==> flow/design.v <==
module axi_gpio
#(
    parameter C_ALL_INPUTS        = 0,             
    parameter C_ALL_OUTPUTS       = 0,             
    parameter C_GPIO_WIDTH        = 32,            
    parameter C_DOUT_DEFAULT      = 32'h00000000,  
    parameter C_TRI_DEFAULT       = 32'hFFFFFFFF,  
    parameter C_IS_DUAL           = 0,             
    parameter C_ALL_INPUTS_2      = 0,             
    parameter C_ALL_OUTPUTS_2     = 0,             
    parameter C_GPIO2_WIDTH       = 32,            
    parameter C_DOUT_DEFAULT_2    = 32'h00000000,  
    parameter C_TRI_DEFAULT_2     = 32'hFFFFFFFF,  
    parameter C_INTERRUPT_PRESENT = 0              
)
(
    input  logic        ACLK,                     
    input  logic        ARESETn,                  
    input  logic  [8:0] s_axi_AWADDR,             
    input  logic        s_axi_AWVALID,            
    output logic        s_axi_AWREADY,            
    input  logic [31:0] s_axi_WDATA,              
    input  logic  [3:0] s_axi_WSTRB,              
    input  logic        s_axi_WVALID,             
    output logic        s_axi_WREADY,             
    output logic  [1:0] s_axi_BRESP,              
    output logic        s_axi_BVALID,             
    input  logic        s_axi_BREADY,             
    input  logic  [8:0] s_axi_ARADDR,             
    input  logic        s_axi_ARVALID,            
    output logic        s_axi_ARREADY,            
    output logic [31:0] s_axi_RDATA,              
    output logic  [1:0] s_axi_RRESP,              
    output logic        s_axi_RVALID,             
    input  logic        s_axi_RREADY,             
    output logic ip2intc_irpt,                    
    input  logic  [C_GPIO_WIDTH-1:0] gpio_io_i,   
    output logic  [C_GPIO_WIDTH-1:0] gpio_io_o,   
    output logic  [C_GPIO_WIDTH-1:0] gpio_io_t,   
    input  logic [C_GPIO2_WIDTH-1:0] gpio2_io_i,  
    output logic [C_GPIO2_WIDTH-1:0] gpio2_io_o,  
    output logic [C_GPIO2_WIDTH-1:0] gpio2_io_t   
);
localparam REG_GPIO_IO       = 9'h000;  
localparam REG_GPIO_IO_T     = 9'h004;  
localparam REG_GPIO2_IO      = 9'h008;  
localparam REG_GPIO2_IO_T    = 9'h00C;  
localparam REG_GLOBAL_INT_EN = 9'h11C;  
localparam REG_IP_INT_EN     = 9'h120;  
localparam REG_IP_INT_STATUS = 9'h128;  
localparam GPIO_IO_HIGH_0  = (C_GPIO_WIDTH >  8) ?  7 : C_GPIO_WIDTH-1;
localparam GPIO_IO_HIGH_1  = (C_GPIO_WIDTH > 16) ? 15 : C_GPIO_WIDTH-1;
localparam GPIO_IO_HIGH_2  = (C_GPIO_WIDTH > 24) ? 23 : C_GPIO_WIDTH-1;
localparam GPIO_IO_HIGH_3  = (C_GPIO_WIDTH > 32) ? 31 : C_GPIO_WIDTH-1;
localparam GPIO2_IO_HIGH_0 = (C_GPIO2_WIDTH >  8) ?  7 : C_GPIO2_WIDTH-1;
localparam GPIO2_IO_HIGH_1 = (C_GPIO2_WIDTH > 16) ? 15 : C_GPIO2_WIDTH-1;
localparam GPIO2_IO_HIGH_2 = (C_GPIO2_WIDTH > 24) ? 23 : C_GPIO2_WIDTH-1;
localparam GPIO2_IO_HIGH_3 = (C_GPIO2_WIDTH > 32) ? 31 : C_GPIO2_WIDTH-1;
logic [8:0] awaddr;
logic [8:0] araddr;
logic [C_GPIO_WIDTH-1:0]  gpio_io_i_reg;
logic [C_GPIO2_WIDTH-1:0] gpio2_io_i_reg;
logic [C_GPIO_WIDTH-1:0]  gpio_io_i_reg2;
logic [C_GPIO2_WIDTH-1:0] gpio2_io_i_reg2;
logic global_int_en;
logic [1:0] ip_int_en;
logic [1:0] ip_int_status;
logic clk;
logic rst;  
logic write_strobe;
logic read_strobe;
logic wr_reg_gpio_io;
logic wr_reg_gpio_io_t;
logic wr_reg_gpio2_io;
logic wr_reg_gpio2_io_t;
logic wr_reg_global_int_en;
logic wr_reg_ip_int_en;
logic wr_reg_ip_int_status;
assign clk = ACLK;
always_ff @(posedge clk) begin
    rst <= ~ARESETn;
end
assign write_strobe = s_axi_AWVALID && s_axi_WVALID && !s_axi_BVALID;
assign awaddr = {s_axi_AWADDR[8:2], 2'b00};
assign wr_reg_gpio_io       = (awaddr == REG_GPIO_IO      );
assign wr_reg_gpio_io_t     = (awaddr == REG_GPIO_IO_T    );
assign wr_reg_gpio2_io      = (awaddr == REG_GPIO2_IO     );
assign wr_reg_gpio2_io_t    = (awaddr == REG_GPIO2_IO_T   );
assign wr_reg_global_int_en = (awaddr == REG_GLOBAL_INT_EN);
assign wr_reg_ip_int_en     = (awaddr == REG_IP_INT_EN    );
assign wr_reg_ip_int_status = (awaddr == REG_IP_INT_STATUS);
assign s_axi_BRESP = 2'b00;  
generate
if (!C_ALL_INPUTS) begin
    if (C_GPIO_WIDTH > 0) begin
        always_ff @(posedge clk) begin
            if (rst)
                gpio_io_o[GPIO_IO_HIGH_0:0] <= C_DOUT_DEFAULT[GPIO_IO_HIGH_0:0];
            else if (write_strobe && wr_reg_gpio_io && s_axi_WSTRB[0])
                gpio_io_o[GPIO_IO_HIGH_0:0] <= s_axi_WDATA[GPIO_IO_HIGH_0:0];
        end
    end
    if (C_GPIO_WIDTH > 8) begin
        always_ff @(posedge clk) begin
            if (rst)
                gpio_io_o[GPIO_IO_HIGH_1:8] <= C_DOUT_DEFAULT[GPIO_IO_HIGH_1:8];
            else if (write_strobe && wr_reg_gpio_io && s_axi_WSTRB[1])
                gpio_io_o[GPIO_IO_HIGH_1:8] <= s_axi_WDATA[GPIO_IO_HIGH_1:8];
        end
    end
    if (C_GPIO_WIDTH > 16) begin
        always_ff @(posedge clk) begin
            if (rst)
                gpio_io_o[GPIO_IO_HIGH_2:16] <= C_DOUT_DEFAULT[GPIO_IO_HIGH_2:16];
            else if (write_strobe && wr_reg_gpio_io && s_axi_WSTRB[2])
                gpio_io_o[GPIO_IO_HIGH_2:16] <= s_axi_WDATA[GPIO_IO_HIGH_2:16];
        end
    end
    if (C_GPIO_WIDTH > 24) begin
        always_ff @(posedge clk) begin
            if (rst)
                gpio_io_o[GPIO_IO_HIGH_3:24] <= C_DOUT_DEFAULT[GPIO_IO_HIGH_3:24];
            else if (write_strobe && wr_reg_gpio_io && s_axi_WSTRB[3])
                gpio_io_o[GPIO_IO_HIGH_3:24] <= s_axi_WDATA[GPIO_IO_HIGH_3:24];
        end
    end
end
else begin
    assign gpio_io_o = C_DOUT_DEFAULT;
end
if (!C_ALL_INPUTS && !C_ALL_OUTPUTS) begin
    if (C_GPIO_WIDTH > 0) begin
        always_ff @(posedge clk) begin
            if (rst)
                gpio_io_t[GPIO_IO_HIGH_0:0] <= C_DOUT_DEFAULT[GPIO_IO_HIGH_0:0];
            else if (write_strobe && wr_reg_gpio_io_t && s_axi_WSTRB[0])
                gpio_io_t[GPIO_IO_HIGH_0:0] <= s_axi_WDATA[GPIO_IO_HIGH_0:0];
        end
    end
    if (C_GPIO_WIDTH > 8) begin
        always_ff @(posedge clk) begin
            if (rst)
                gpio_io_t[GPIO_IO_HIGH_1:8] <= C_DOUT_DEFAULT[GPIO_IO_HIGH_1:8];
            else if (write_strobe && wr_reg_gpio_io_t && s_axi_WSTRB[1])
                gpio_io_t[GPIO_IO_HIGH_1:8] <= s_axi_WDATA[GPIO_IO_HIGH_1:8];
        end
    end
    if (C_GPIO_WIDTH > 16) begin
        always_ff @(posedge clk) begin
            if (rst)
                gpio_io_t[GPIO_IO_HIGH_2:16] <= C_DOUT_DEFAULT[GPIO_IO_HIGH_2:16];
            else if (write_strobe && wr_reg_gpio_io_t && s_axi_WSTRB[2])
                gpio_io_t[GPIO_IO_HIGH_2:16] <= s_axi_WDATA[GPIO_IO_HIGH_2:16];
        end
    end
    if (C_GPIO_WIDTH > 24) begin
        always_ff @(posedge clk) begin
            if (rst)
                gpio_io_t[GPIO_IO_HIGH_3:24] <= C_DOUT_DEFAULT[GPIO_IO_HIGH_3:24];
            else if (write_strobe && wr_reg_gpio_io_t && s_axi_WSTRB[3])
                gpio_io_t[GPIO_IO_HIGH_3:24] <= s_axi_WDATA[GPIO_IO_HIGH_3:24];
        end
    end
end
else begin
    assign gpio_io_t = C_TRI_DEFAULT;
end
if (C_IS_DUAL && !C_ALL_INPUTS_2) begin
    if (C_GPIO2_WIDTH > 0) begin
        always_ff @(posedge clk) begin
            if (rst)
                gpio2_io_o[GPIO2_IO_HIGH_0:0] <= C_DOUT_DEFAULT[GPIO2_IO_HIGH_0:0];
            else if (write_strobe && wr_reg_gpio2_io && s_axi_WSTRB[0])
                gpio2_io_o[GPIO2_IO_HIGH_0:0] <= s_axi_WDATA[GPIO2_IO_HIGH_0:0];
        end
    end
    if (C_GPIO2_WIDTH > 8) begin
        always_ff @(posedge clk) begin
            if (rst)
                gpio2_io_o[GPIO2_IO_HIGH_1:8] <= C_DOUT_DEFAULT[GPIO2_IO_HIGH_1:8];
            else if (write_strobe && wr_reg_gpio2_io && s_axi_WSTRB[1])
                gpio2_io_o[GPIO2_IO_HIGH_1:8] <= s_axi_WDATA[GPIO2_IO_HIGH_1:8];
        end
    end
    if (C_GPIO2_WIDTH > 16) begin
        always_ff @(posedge clk) begin
            if (rst)
                gpio2_io_o[GPIO2_IO_HIGH_2:16] <= C_DOUT_DEFAULT[GPIO2_IO_HIGH_2:16];
            else if (write_strobe && wr_reg_gpio2_io && s_axi_WSTRB[2])
                gpio2_io_o[GPIO2_IO_HIGH_2:16] <= s_axi_WDATA[GPIO2_IO_HIGH_2:16];
        end
    end
    if (C_GPIO2_WIDTH > 24) begin
        always_ff @(posedge clk) begin
            if (rst)
                gpio2_io_o[GPIO2_IO_HIGH_3:24] <= C_DOUT_DEFAULT[GPIO2_IO_HIGH_3:24];
            else if (write_strobe && wr_reg_gpio2_io && s_axi_WSTRB[3])
                gpio2_io_o[GPIO2_IO_HIGH_3:24] <= s_axi_WDATA[GPIO2_IO_HIGH_3:24];
        end
    end
end
else begin
    assign gpio2_io_o = C_DOUT_DEFAULT_2;
end
if (C_IS_DUAL && !C_ALL_INPUTS_2 && !C_ALL_OUTPUTS_2) begin
    if (C_GPIO2_WIDTH > 0) begin
        always_ff @(posedge clk) begin
            if (rst)
                gpio2_io_t[GPIO2_IO_HIGH_0:0] <= C_DOUT_DEFAULT[GPIO2_IO_HIGH_0:0];
            else if (write_strobe && wr_reg_gpio2_io_t && s_axi_WSTRB[0])
                gpio2_io_t[GPIO2_IO_HIGH_0:0] <= s_axi_WDATA[GPIO2_IO_HIGH_0:0];
        end
    end
    if (C_GPIO2_WIDTH > 8) begin
        always_ff @(posedge clk) begin
            if (rst)
                gpio2_io_t[GPIO2_IO_HIGH_1:8] <= C_DOUT_DEFAULT[GPIO2_IO_HIGH_1:8];
            else if (write_strobe && wr_reg_gpio2_io_t && s_axi_WSTRB[1])
                gpio2_io_t[GPIO2_IO_HIGH_1:8] <= s_axi_WDATA[GPIO2_IO_HIGH_1:8];
        end
    end
    if (C_GPIO2_WIDTH > 16) begin
        always_ff @(posedge clk) begin
            if (rst)
                gpio2_io_t[GPIO2_IO_HIGH_2:16] <= C_DOUT_DEFAULT[GPIO2_IO_HIGH_2:16];
            else if (write_strobe && wr_reg_gpio2_io_t && s_axi_WSTRB[2])
                gpio2_io_t[GPIO2_IO_HIGH_2:16] <= s_axi_WDATA[GPIO2_IO_HIGH_2:16];
        end
    end
    if (C_GPIO2_WIDTH > 24) begin
        always_ff @(posedge clk) begin
            if (rst)
                gpio2_io_t[GPIO2_IO_HIGH_3:24] <= C_DOUT_DEFAULT[GPIO2_IO_HIGH_3:24];
            else if (write_strobe && wr_reg_gpio2_io_t && s_axi_WSTRB[3])
                gpio2_io_t[GPIO2_IO_HIGH_3:24] <= s_axi_WDATA[GPIO2_IO_HIGH_3:24];
        end
    end
end
else begin
    assign gpio2_io_t = C_TRI_DEFAULT;
end
if (C_INTERRUPT_PRESENT) begin
    always_ff @(posedge clk) begin
        if (rst) begin
            global_int_en <= 1'b0;
            ip_int_en <= 2'b00;
        end
        else if (write_strobe) begin
            if (wr_reg_global_int_en && s_axi_WSTRB[3]) global_int_en <= s_axi_WDATA[31];
            if (wr_reg_ip_int_en && s_axi_WSTRB[0]) ip_int_en <= s_axi_WDATA[1:0];
        end
    end
end
else begin
    assign global_int_en = 1'b0;
    assign ip_int_en = 2'b00;
end
endgenerate
always_ff @(posedge clk) begin
    if (rst) begin
        s_axi_AWREADY <= 1'b0;
        s_axi_WREADY  <= 1'b0;
        s_axi_BVALID  <= 1'b0;
    end
    else begin
        s_axi_AWREADY <= write_strobe;
        s_axi_WREADY  <= write_strobe;
        if (write_strobe) begin
            s_axi_BVALID  <= 1'b1;
        end
        else if (s_axi_BVALID) begin
            s_axi_BVALID  <= ~s_axi_BREADY;
        end
    end
end
generate
if (!C_ALL_OUTPUTS) begin
    always_ff @(posedge clk) begin
        gpio_io_i_reg  <= gpio_io_i;
    end
end
else begin
    assign gpio_io_i_reg = '0;
end
if (C_IS_DUAL && !C_ALL_OUTPUTS_2) begin
    always_ff @(posedge clk) begin
        gpio2_io_i_reg <= gpio2_io_i;
    end
end
else begin
    assign gpio2_io_i_reg = '0;
end
endgenerate
generate
if (C_INTERRUPT_PRESENT) begin
    always_ff @(posedge clk) begin
        if (rst) begin
            gpio_io_i_reg2  <= '0;
            gpio2_io_i_reg2 <= '0;
            ip_int_status   <= '0;
            ip2intc_irpt    <= 1'b0;
        end
        else begin
            gpio_io_i_reg2  <= gpio_io_i_reg;
            if (gpio_io_i_reg != gpio_io_i_reg2) begin
                ip_int_status[0] <= 1'b1;
            end
            else if (write_strobe && wr_reg_ip_int_status && s_axi_WSTRB[0]) begin
                ip_int_status[0] <= s_axi_WDATA[0] ^ ip_int_status[0];
            end
            gpio2_io_i_reg2 <= gpio2_io_i_reg;
            if (gpio2_io_i_reg != gpio2_io_i_reg2) begin
                ip_int_status[1] <= 1'b1;
            end
            else if (write_strobe && wr_reg_ip_int_status && s_axi_WSTRB[0]) begin
                ip_int_status[1] <= s_axi_WDATA[1] ^ ip_int_status[1];
            end
            ip2intc_irpt <= |ip_int_status[1:0];
        end
    end
end
else begin
    assign ip2intc_irpt = 1'b0;
    assign ip_int_status = 2'b00;
    assign gpio_io_i_reg2 = '0;
    assign gpio2_io_i_reg2 = '0;
end
endgenerate
assign read_strobe = s_axi_ARVALID && !s_axi_RVALID;
assign s_axi_RRESP = 2'b00;  
assign araddr = {s_axi_ARADDR[8:2],2'b00};
always_ff @(posedge clk) begin
    if (rst) begin
        s_axi_ARREADY <= '0;
        s_axi_RDATA   <= '0;
        s_axi_RVALID  <= '0;
    end
    else begin
        s_axi_ARREADY <= read_strobe;
        if (read_strobe) begin
            s_axi_RDATA <= 32'd0;  
            unique case (araddr)
                REG_GPIO_IO       : s_axi_RDATA <= gpio_io_i_reg;           
                REG_GPIO_IO_T     : s_axi_RDATA <= gpio_io_t;               
                REG_GPIO2_IO      : s_axi_RDATA <= gpio2_io_i_reg;          
                REG_GPIO2_IO_T    : s_axi_RDATA <= gpio2_io_t;              
                REG_GLOBAL_INT_EN : s_axi_RDATA <= {global_int_en, 30'd0};  
                REG_IP_INT_EN     : s_axi_RDATA <= {30'd0, ip_int_en};      
                REG_IP_INT_STATUS : s_axi_RDATA <= {30'd0, ip_int_status};  
                default : s_axi_RDATA <= 32'd0;          
            endcase
        end
        if (read_strobe) begin
            s_axi_RVALID <= 1'b1;
        end
        else if (s_axi_RVALID) begin
            s_axi_RVALID <= ~s_axi_RREADY;
        end
    end
end
endmodule
module axi_gpio_expanded
#(
    parameter C_ALL_INPUTS        = 0,             
    parameter C_ALL_OUTPUTS       = 0,             
    parameter C_GPIO_WIDTH        = 32,            
    parameter C_DOUT_DEFAULT      = 32'h00000000,  
    parameter C_TRI_DEFAULT       = 32'hFFFFFFFF,  
    parameter C_IS_DUAL           = 1,             
    parameter C_ALL_INPUTS_2      = 0,             
    parameter C_ALL_OUTPUTS_2     = 0,             
    parameter C_GPIO2_WIDTH       = 32,            
    parameter C_DOUT_DEFAULT_2    = 32'h00000000,  
    parameter C_TRI_DEFAULT_2     = 32'hFFFFFFFF,  
    parameter C_INTERRUPT_PRESENT = 1              
)
(
    input logic ACLK,     
    input logic ARESETn,  
    input  logic              [8:2] AWADDR,    
    input  logic              [2:0] AWPROT,    
    input  logic                    AWVALID,   
    output logic                    AWREADY,   
    input  logic             [31:0] WDATA,   
    input  logic              [3:0] WSTRB,   
    input  logic                    WVALID,  
    output logic                    WREADY,  
    output logic              [1:0] BRESP,   
    output logic                    BVALID,  
    input  logic                    BREADY,  
    input  logic              [8:2] ARADDR,    
    input  logic              [2:0] ARPROT,    
    input  logic                    ARVALID,   
    output logic                    ARREADY,   
    output logic             [31:0] RDATA,   
    output logic              [1:0] RRESP,   
    output logic                    RVALID,  
    input  logic                    RREADY,  
    output logic ip2intc_irpt,                    
    input  logic  [C_GPIO_WIDTH-1:0] gpio_io_i,   
    output logic  [C_GPIO_WIDTH-1:0] gpio_io_o,   
    output logic  [C_GPIO_WIDTH-1:0] gpio_io_t,   
    input  logic [C_GPIO2_WIDTH-1:0] gpio2_io_i,  
    output logic [C_GPIO2_WIDTH-1:0] gpio2_io_o,  
    output logic [C_GPIO2_WIDTH-1:0] gpio2_io_t   
);
   axi_gpio #(.C_ALL_INPUTS(C_ALL_INPUTS),
              .C_ALL_OUTPUTS(C_ALL_OUTPUTS),
              .C_GPIO_WIDTH(C_GPIO_WIDTH),
              .C_DOUT_DEFAULT(C_DOUT_DEFAULT),
              .C_TRI_DEFAULT(C_TRI_DEFAULT),
              .C_IS_DUAL(C_IS_DUAL),
              .C_ALL_INPUTS_2(C_ALL_INPUTS_2),
              .C_ALL_OUTPUTS_2(C_ALL_OUTPUTS_2),
              .C_GPIO2_WIDTH(C_GPIO2_WIDTH),
              .C_DOUT_DEFAULT_2(C_DOUT_DEFAULT_2),
              .C_TRI_DEFAULT_2(C_TRI_DEFAULT_2),
              .C_INTERRUPT_PRESENT(C_INTERRUPT_PRESENT))
     gpio(.ACLK(ACLK), .ARESETn(ARESETn),
          .s_axi_AWADDR({AWADDR, 2'b00}), .s_axi_AWVALID(AWVALID), .s_axi_AWREADY(AWREADY),
          .s_axi_WDATA(WDATA), .s_axi_WSTRB(WSTRB), .s_axi_WVALID(WVALID), .s_axi_WREADY(WREADY),
          .s_axi_BRESP(BRESP), .s_axi_BVALID(BVALID), .s_axi_BREADY(BREADY),
          .s_axi_ARADDR({ARADDR, 2'b00}), .s_axi_ARVALID(ARVALID), .s_axi_ARREADY(ARREADY),
          .s_axi_RDATA(RDATA), .s_axi_RRESP(RRESP), .s_axi_RVALID(RVALID), .s_axi_RREADY(RREADY),
          .ip2intc_irpt(ip2intc_irpt),
          .gpio_io_i(gpio_io_i), .gpio_io_o(gpio_io_o), .gpio_io_t(gpio_io_t),
          .gpio2_io_i(gpio2_io_i), .gpio2_io_o(gpio2_io_o), .gpio2_io_t(gpio2_io_t));
endmodule
## Step by step through the tools: axi_gpio_expanded

The steps from the RTL of axi_gpio_expanded to its reports follow in flow order.
Lines are those of the file above, counted from 1.
The mark n/a stands for no value.

| inputs | value |
|---|---|
| design top | axi_gpio_expanded |
| clock | ACLK |
| cell library | sky130hd |
| timing corner | tt_025C_1v80 |

## Word-level counts

Source: Yosys, flattened and elaborated, memories not mapped. Widths are those after wreduce. Registers that Yosys merges into a memory's read port (data or address) are not register bits. Print and check cells do not count. Equal cells are merged and count once.

| word-level totals | value |
|---|---|
| flip-flop bits (word level) | 299 |
| input bits | 127 |
| output and inout bits | 170 |
| word-level cells | 95 |

| operators by class | value |
|---|---|
| eq/ne operators | 14 |
| muxes and demuxes | 9 |
| bitwise logic cells | 5 |
| reductions and logical operators | 36 |

Operators with widths:

| kind | number |
|---|---|
| case mux 32 bit (select 7 bit) | 1 |
| != test 32 bit | 2 |
| equality test 7 bit (second input constant) | 6 |
| equality test 7 x 2 -> 1 bit (second input constant) | 4 |
| logical AND 1 bit | 27 |
| logical NOT 9 bit | 2 |
| equality test 7 x 1 -> 1 bit (second input constant) | 2 |
| two-way mux 1 bit | 8 |
| AND reduction 2 bit | 2 |
| nonzero test 2 bit | 2 |
| NOT 1 bit | 3 |
| bitwise XOR 1 bit | 2 |
| logical NOT 1 bit | 2 |
| OR reduction 2 bit | 1 |

## Longest topological paths

Yosys ltp: most cells in a row. Word level: on the elaborated netlist, between registers, memories and ports. Mapped: between sequential cells and ports; inverters and the memories' decode and read muxes count.

| logic depth | value |
|---|---|
| depth in word-level cells | 6 |
| ABC_AREA | 0 |
| depth in mapped cells | 7 |
| mapped depth without buffers | 5 |

## After synthesis

Source: synth_stat.txt of the flow (Yosys; design flattened, memories mapped). It holds for the ABC_AREA given above (unset counts as 0); a run with the other value may have another netlist.
The area totals of this step are shown rounded.

| synthesis totals | value |
|---|---|
| standard cells after synthesis | 1,070 |
| chip area (Yosys) | 10,610 µm² |
| area of sequential cells | 5,986 µm² |
| mapped flip-flops | 299 |
| buffer cells | 62 |

Cells by type:

| cell type | number | total area (µm²) |
|---|---|---|
| sky130_fd_sc_hd__dfxtp_1 | 299 | 5.99E+03 |
| sky130_fd_sc_hd__nand2_1 | 270 | 1.01E+03 |
| sky130_fd_sc_hd__mux4_2 | 31 | 698.17 |
| sky130_fd_sc_hd__a21oi_1 | 135 | 675.648 |
| sky130_fd_sc_hd__xnor2_1 | 66 | 578.054 |
| sky130_fd_sc_hd__nor2b_1 | 66 | 412.896 |
| sky130_fd_sc_hd__a22o_1 | 22 | 192.685 |
| sky130_fd_sc_hd__clkbuf_1 | 36 | 135.13 |
| sky130_fd_sc_hd__and3_1 | 18 | 112.608 |
| sky130_fd_sc_hd__nand3_2 | 10 | 100.096 |
| sky130_fd_sc_hd__nand4_1 | 16 | 100.096 |
| sky130_fd_sc_hd__buf_2 | 19 | 95.091 |
| sky130_fd_sc_hd__o21ai_0 | 12 | 60.058 |
| sky130_fd_sc_hd__mux2i_1 | 5 | 50.048 |
| sky130_fd_sc_hd__buf_4 | 6 | 45.043 |
| sky130_fd_sc_hd__nor2_1 | 12 | 45.043 |
| sky130_fd_sc_hd__inv_1 | 10 | 37.536 |
| sky130_fd_sc_hd__nand3_1 | 7 | 35.034 |

Not listed: further types 19, cells in them 30.
The figures by module come from a second, unflattened synthesis with its own total; it is not the netlist above.

| second synthesis, totals | value |
|---|---|
| cell total of the unflattened synthesis | 930 |
| area total of the unflattened synthesis | 11,010 µm² |

Each row is one instance without its submodules.

Modules:

| module | times used | cells | area (µm²) | seq. area (µm²) |
|---|---|---|---|---|
| axi_gpio | 1 | 929 | 11,010 | 5,986 |
| axi_gpio_expanded | 1 | 1 | 3.8 | 0.0 |

## Path before layout

Source: OpenSTA report_checks on the synthesized netlist (no wires, ideal clock, input and output delay 20% of the period each), path of least setup slack; recovery checks are left aside. Register names are those of the netlist, which keeps one name where synthesis merged equal registers.

| timing after synthesis | value |
|---|---|
| path type | input -> register |
| start | input AWADDR[4] |
| end | register gpio.gpio_io_o[0] |
| clock period | 5.0 ns |
| external input delay | 1.000 ns |
| setup time | 0.132 ns |
| launch time at the first pin | 1.000 ns |
| data arrival time | 2.332 ns |
| required time | 4.868 ns |
| slack | 2.536 ns |
| delay of the path | 1.464 ns |
| stages on the path | 7 |
| path buffers | 2 |
| synthesis period reached | 2.464 ns |

"delay of the path" = arrival - input delay + setup time.
"stages on the path": output pins that drive a net of the path, with the launching flip-flop's if there is one; two outputs of one cell count as two.
"synthesis period reached" is the clock period less the worst setup slack; recovery checks do not enter. This is arithmetic on one report: input and output delays are still those of the set period (20% each).
Between the ends stands the longest chain of elaborated cells between them, by number of cells; it is not shown to be the way that was timed. Of several equally long chains one is given.
Each line given opens the expression or statement behind the cell; cells for indexed reads and writes are added by Yosys, which also makes memories of some case tables.

| between the ends, after synthesis | value |
|---|---|
| path through | sky130_fd_sc_hd__or3_1 -> sky130_fd_sc_hd__nor4_2 -> sky130_fd_sc_hd__buf_2 -> sky130_fd_sc_hd__buf_4 -> sky130_fd_sc_hd__nand3_2 -> sky130_fd_sc_hd__nand2_1 -> sky130_fd_sc_hd__a21oi_1 |
| cells in the longest elaborated chain | 3 |
| elaborated cells between the ends (all ways) | 3 |
| those cells by class | 3 x reduce/logical |

RTL lines, path after synthesis:

| item | line | text |
|---|---|---|
| start, declared | 380 | `input  logic              [8:2] AWADDR,` |
| logical NOT 9 bit | 85 | `assign wr_reg_gpio_io       = (awaddr == REG_GPIO_IO      );` |
| logical AND 1 bit (2 in a row) | 99 | `else if (write_strobe && wr_reg_gpio_io && s_axi_WSTRB[0])` |
| end, assigned | 98 | `gpio_io_o[GPIO_IO_HIGH_0:0] <= C_DOUT_DEFAULT[GPIO_IO_HIGH_0:0];` |
| end, assigned | 100 | `gpio_io_o[GPIO_IO_HIGH_0:0] <= s_axi_WDATA[GPIO_IO_HIGH_0:0];` |
| end, declared | 38 | `output logic  [C_GPIO_WIDTH-1:0] gpio_io_o,` |

## Worst path after layout

From the final timing report of entry A: the path of least setup slack in the routed layout; clock arrival at registers is part of the times.

| timing post-layout | value |
|---|---|
| path type | input -> register |
| start | input WVALID |
| end | register gpio.ip_int_status[1] |
| clock period | 5.0 ns |
| external input delay | 1.00 ns |
| setup time | 0.16 ns |
| launch time at the first pin | 1.00 ns |
| data arrival time | 3.29 ns |
| required time | 5.38 ns |
| slack | 2.09 ns |
| stages on the path | 6 |
| path buffers | 1 |

Between the ends stands the longest chain of elaborated cells between them, by number of cells; it is not shown to be the way that was timed. Of several equally long chains one is given.
A register here has more assigning lines than the two given.

| between the ends, post-layout | value |
|---|---|
| path through | sky130_fd_sc_hd__clkdlybuf4s50_1 -> sky130_fd_sc_hd__nand3b_4 -> sky130_fd_sc_hd__or4b_4 -> sky130_fd_sc_hd__nor4b_1 -> sky130_fd_sc_hd__xnor2_1 -> sky130_fd_sc_hd__a31oi_1 |
| cells in the longest elaborated chain | 6 |
| elaborated cells between the ends (all ways) | 7 |
| those cells by class | 2 x mux; 5 x reduce/logical |

RTL lines, path post-layout:

| item | line | text |
|---|---|---|
| start, declared | 386 | `input  logic                    WVALID,` |
| logical AND 1 bit (2 in a row) | 83 | `assign write_strobe = s_axi_AWVALID && s_axi_WVALID && !s_axi_BVALID;` |
| logical AND 1 bit (2 in a row) | 315 | `else if (write_strobe && wr_reg_ip_int_status && s_axi_WSTRB[0]) begin` |
| two-way mux 1 bit | 315 |  |
| two-way mux 1 bit | 312 | `if (gpio2_io_i_reg != gpio2_io_i_reg2) begin` |
| end, assigned | 313 | `ip_int_status[1] <= 1'b1;` |
| end, assigned | 316 | `ip_int_status[1] <= s_axi_WDATA[1] ^ ip_int_status[1];` |
| end, declared | 67 | `logic [1:0] ip_int_status;` |

--- measured runs ---
Design axi_gpio_expanded on sky130hd. What follows are 3 stored runs of the flow, each under its own settings; their order means nothing. The constraints put input and output delay at 20% of the set period each and load the outputs with 0.01 pF.
"achieved period" means the clock period less the worst setup slack. The figure is calculated, with input and output delays left at 20% of the set period.
"power" rests on the timing tool's default activity at the inputs, not on a simulated workload.
Values from the reports are rounded here.

## Entry A

==> flow/run.sh <==
#!/bin/bash
# the make line also repeats the synthesis and layout settings of config.mk as NAME=value (left out here)
make -C /OpenROAD-flow-scripts/flow DESIGN_CONFIG=/design/flow/config.mk WORK_HOME=/design/flow/orfs CLKGATE_MAP_FILE= finish
==> flow/config.mk <==
export PLATFORM = sky130hd
export DESIGN_NAME = axi_gpio_expanded
export DESIGN_NICKNAME = axi_gpio_expanded
export VERILOG_FILES = /design/flow/design.v
export SDC_FILE = /design/flow/constraint.sdc
export NUM_CORES = 4
export LEC_CHECK = 0
export CAP_MARGIN = 20
export CORE_MARGIN = 2
export CORE_UTILIZATION = 23
export CTS_CLUSTER_DIAMETER = 194
export GPL_ROUTABILITY_DRIVEN = 0
export HOLD_SLACK_MARGIN = 0.2
export MAX_ROUTING_LAYER = met4
export PLACE_DENSITY_LB_ADDON = 0.17
export SLEW_MARGIN = 20
==> flow/constraint.sdc <==
create_clock -name core_clock -period 5.0 [get_ports {ACLK}]
set_input_delay 1.0000 -clock core_clock [delete_from_list [all_inputs] [get_ports {ACLK}]]
set_output_delay 1.0000 -clock core_clock [all_outputs]
set_load 0.01 [all_outputs]

| result of entry A | value |
|---|---|
| worst hold slack in the final report | 0.450 ns |
| area of the standard cells in the finished layout | 15,220 µm² |
| worst slack on setup checks | 2.088 ns |
| achieved period | 2.912 ns |
| netlist area reported by Yosys | 10,610 µm² |
| power | 5.409 mW |
| area inside the die boundary | 47,850 µm² |

## Entry B

==> flow/run.sh <==
#!/bin/bash
# the make line also repeats the synthesis and layout settings of config.mk as NAME=value (left out here)
make -C /OpenROAD-flow-scripts/flow DESIGN_CONFIG=/design/flow/config.mk WORK_HOME=/design/flow/orfs CLKGATE_MAP_FILE= finish
==> flow/config.mk <==
export PLATFORM = sky130hd
export DESIGN_NAME = axi_gpio_expanded
export DESIGN_NICKNAME = axi_gpio_expanded
export VERILOG_FILES = /design/flow/design.v
export SDC_FILE = /design/flow/constraint.sdc
export NUM_CORES = 4
export LEC_CHECK = 0
export ABC_AREA = 0
export CAP_MARGIN = 20
export CELL_PAD_IN_SITES_GLOBAL_PLACEMENT = 3
export CORE_ASPECT_RATIO = 0.86
export CORE_MARGIN = 2
export CORE_UTILIZATION = 48
export CTS_CLUSTER_DIAMETER = 263
export CTS_CLUSTER_SIZE = 34
export GPL_ROUTABILITY_DRIVEN = 0
export GPL_TIMING_DRIVEN = 0
export HOLD_SLACK_MARGIN = 0.2
export MAX_ROUTING_LAYER = met4
export MIN_ROUTING_LAYER = met1
export PLACE_DENSITY_LB_ADDON = 0.17
export SETUP_SLACK_MARGIN = -0.26
export SLEW_MARGIN = 30
==> flow/constraint.sdc <==
create_clock -name core_clock -period 4.06 [get_ports {ACLK}]
set_input_delay 0.8120 -clock core_clock [delete_from_list [all_inputs] [get_ports {ACLK}]]
set_output_delay 0.8120 -clock core_clock [all_outputs]
set_load 0.01 [all_outputs]

Entry B: incomplete, placement halted on FLW-0024

## Entry C

==> flow/run.sh <==
#!/bin/bash
# the make line also repeats the synthesis and layout settings of config.mk as NAME=value (left out here)
make -C /OpenROAD-flow-scripts/flow DESIGN_CONFIG=/design/flow/config.mk WORK_HOME=/design/flow/orfs CLKGATE_MAP_FILE= finish
==> flow/config.mk <==
export PLATFORM = sky130hd
export DESIGN_NAME = axi_gpio_expanded
export DESIGN_NICKNAME = axi_gpio_expanded
export VERILOG_FILES = /design/flow/design.v
export SDC_FILE = /design/flow/constraint.sdc
export NUM_CORES = 4
export LEC_CHECK = 0
export CAP_MARGIN = 20
export CORE_MARGIN = 2
export CORE_UTILIZATION = 40
export SETUP_SLACK_MARGIN = 0.44
export SLEW_MARGIN = 20
==> flow/constraint.sdc <==
create_clock -name core_clock -period 3.04 [get_ports {ACLK}]
set_input_delay 0.6080 -clock core_clock [delete_from_list [all_inputs] [get_ports {ACLK}]]
set_output_delay 0.6080 -clock core_clock [all_outputs]
set_load 0.01 [all_outputs]

| result of entry C | value |
|---|---|
| worst slack on setup checks | 0.716 ns |
| area inside the die boundary | 27,840 µm² |
| netlist area reported by Yosys | 10,610 µm² |
| worst hold slack in the final report | 0.450 ns |
| achieved period | 2.324 ns |
| power | 8.608 mW |
| area of the standard cells in the finished layout | 14,860 µm² |
--- end ---
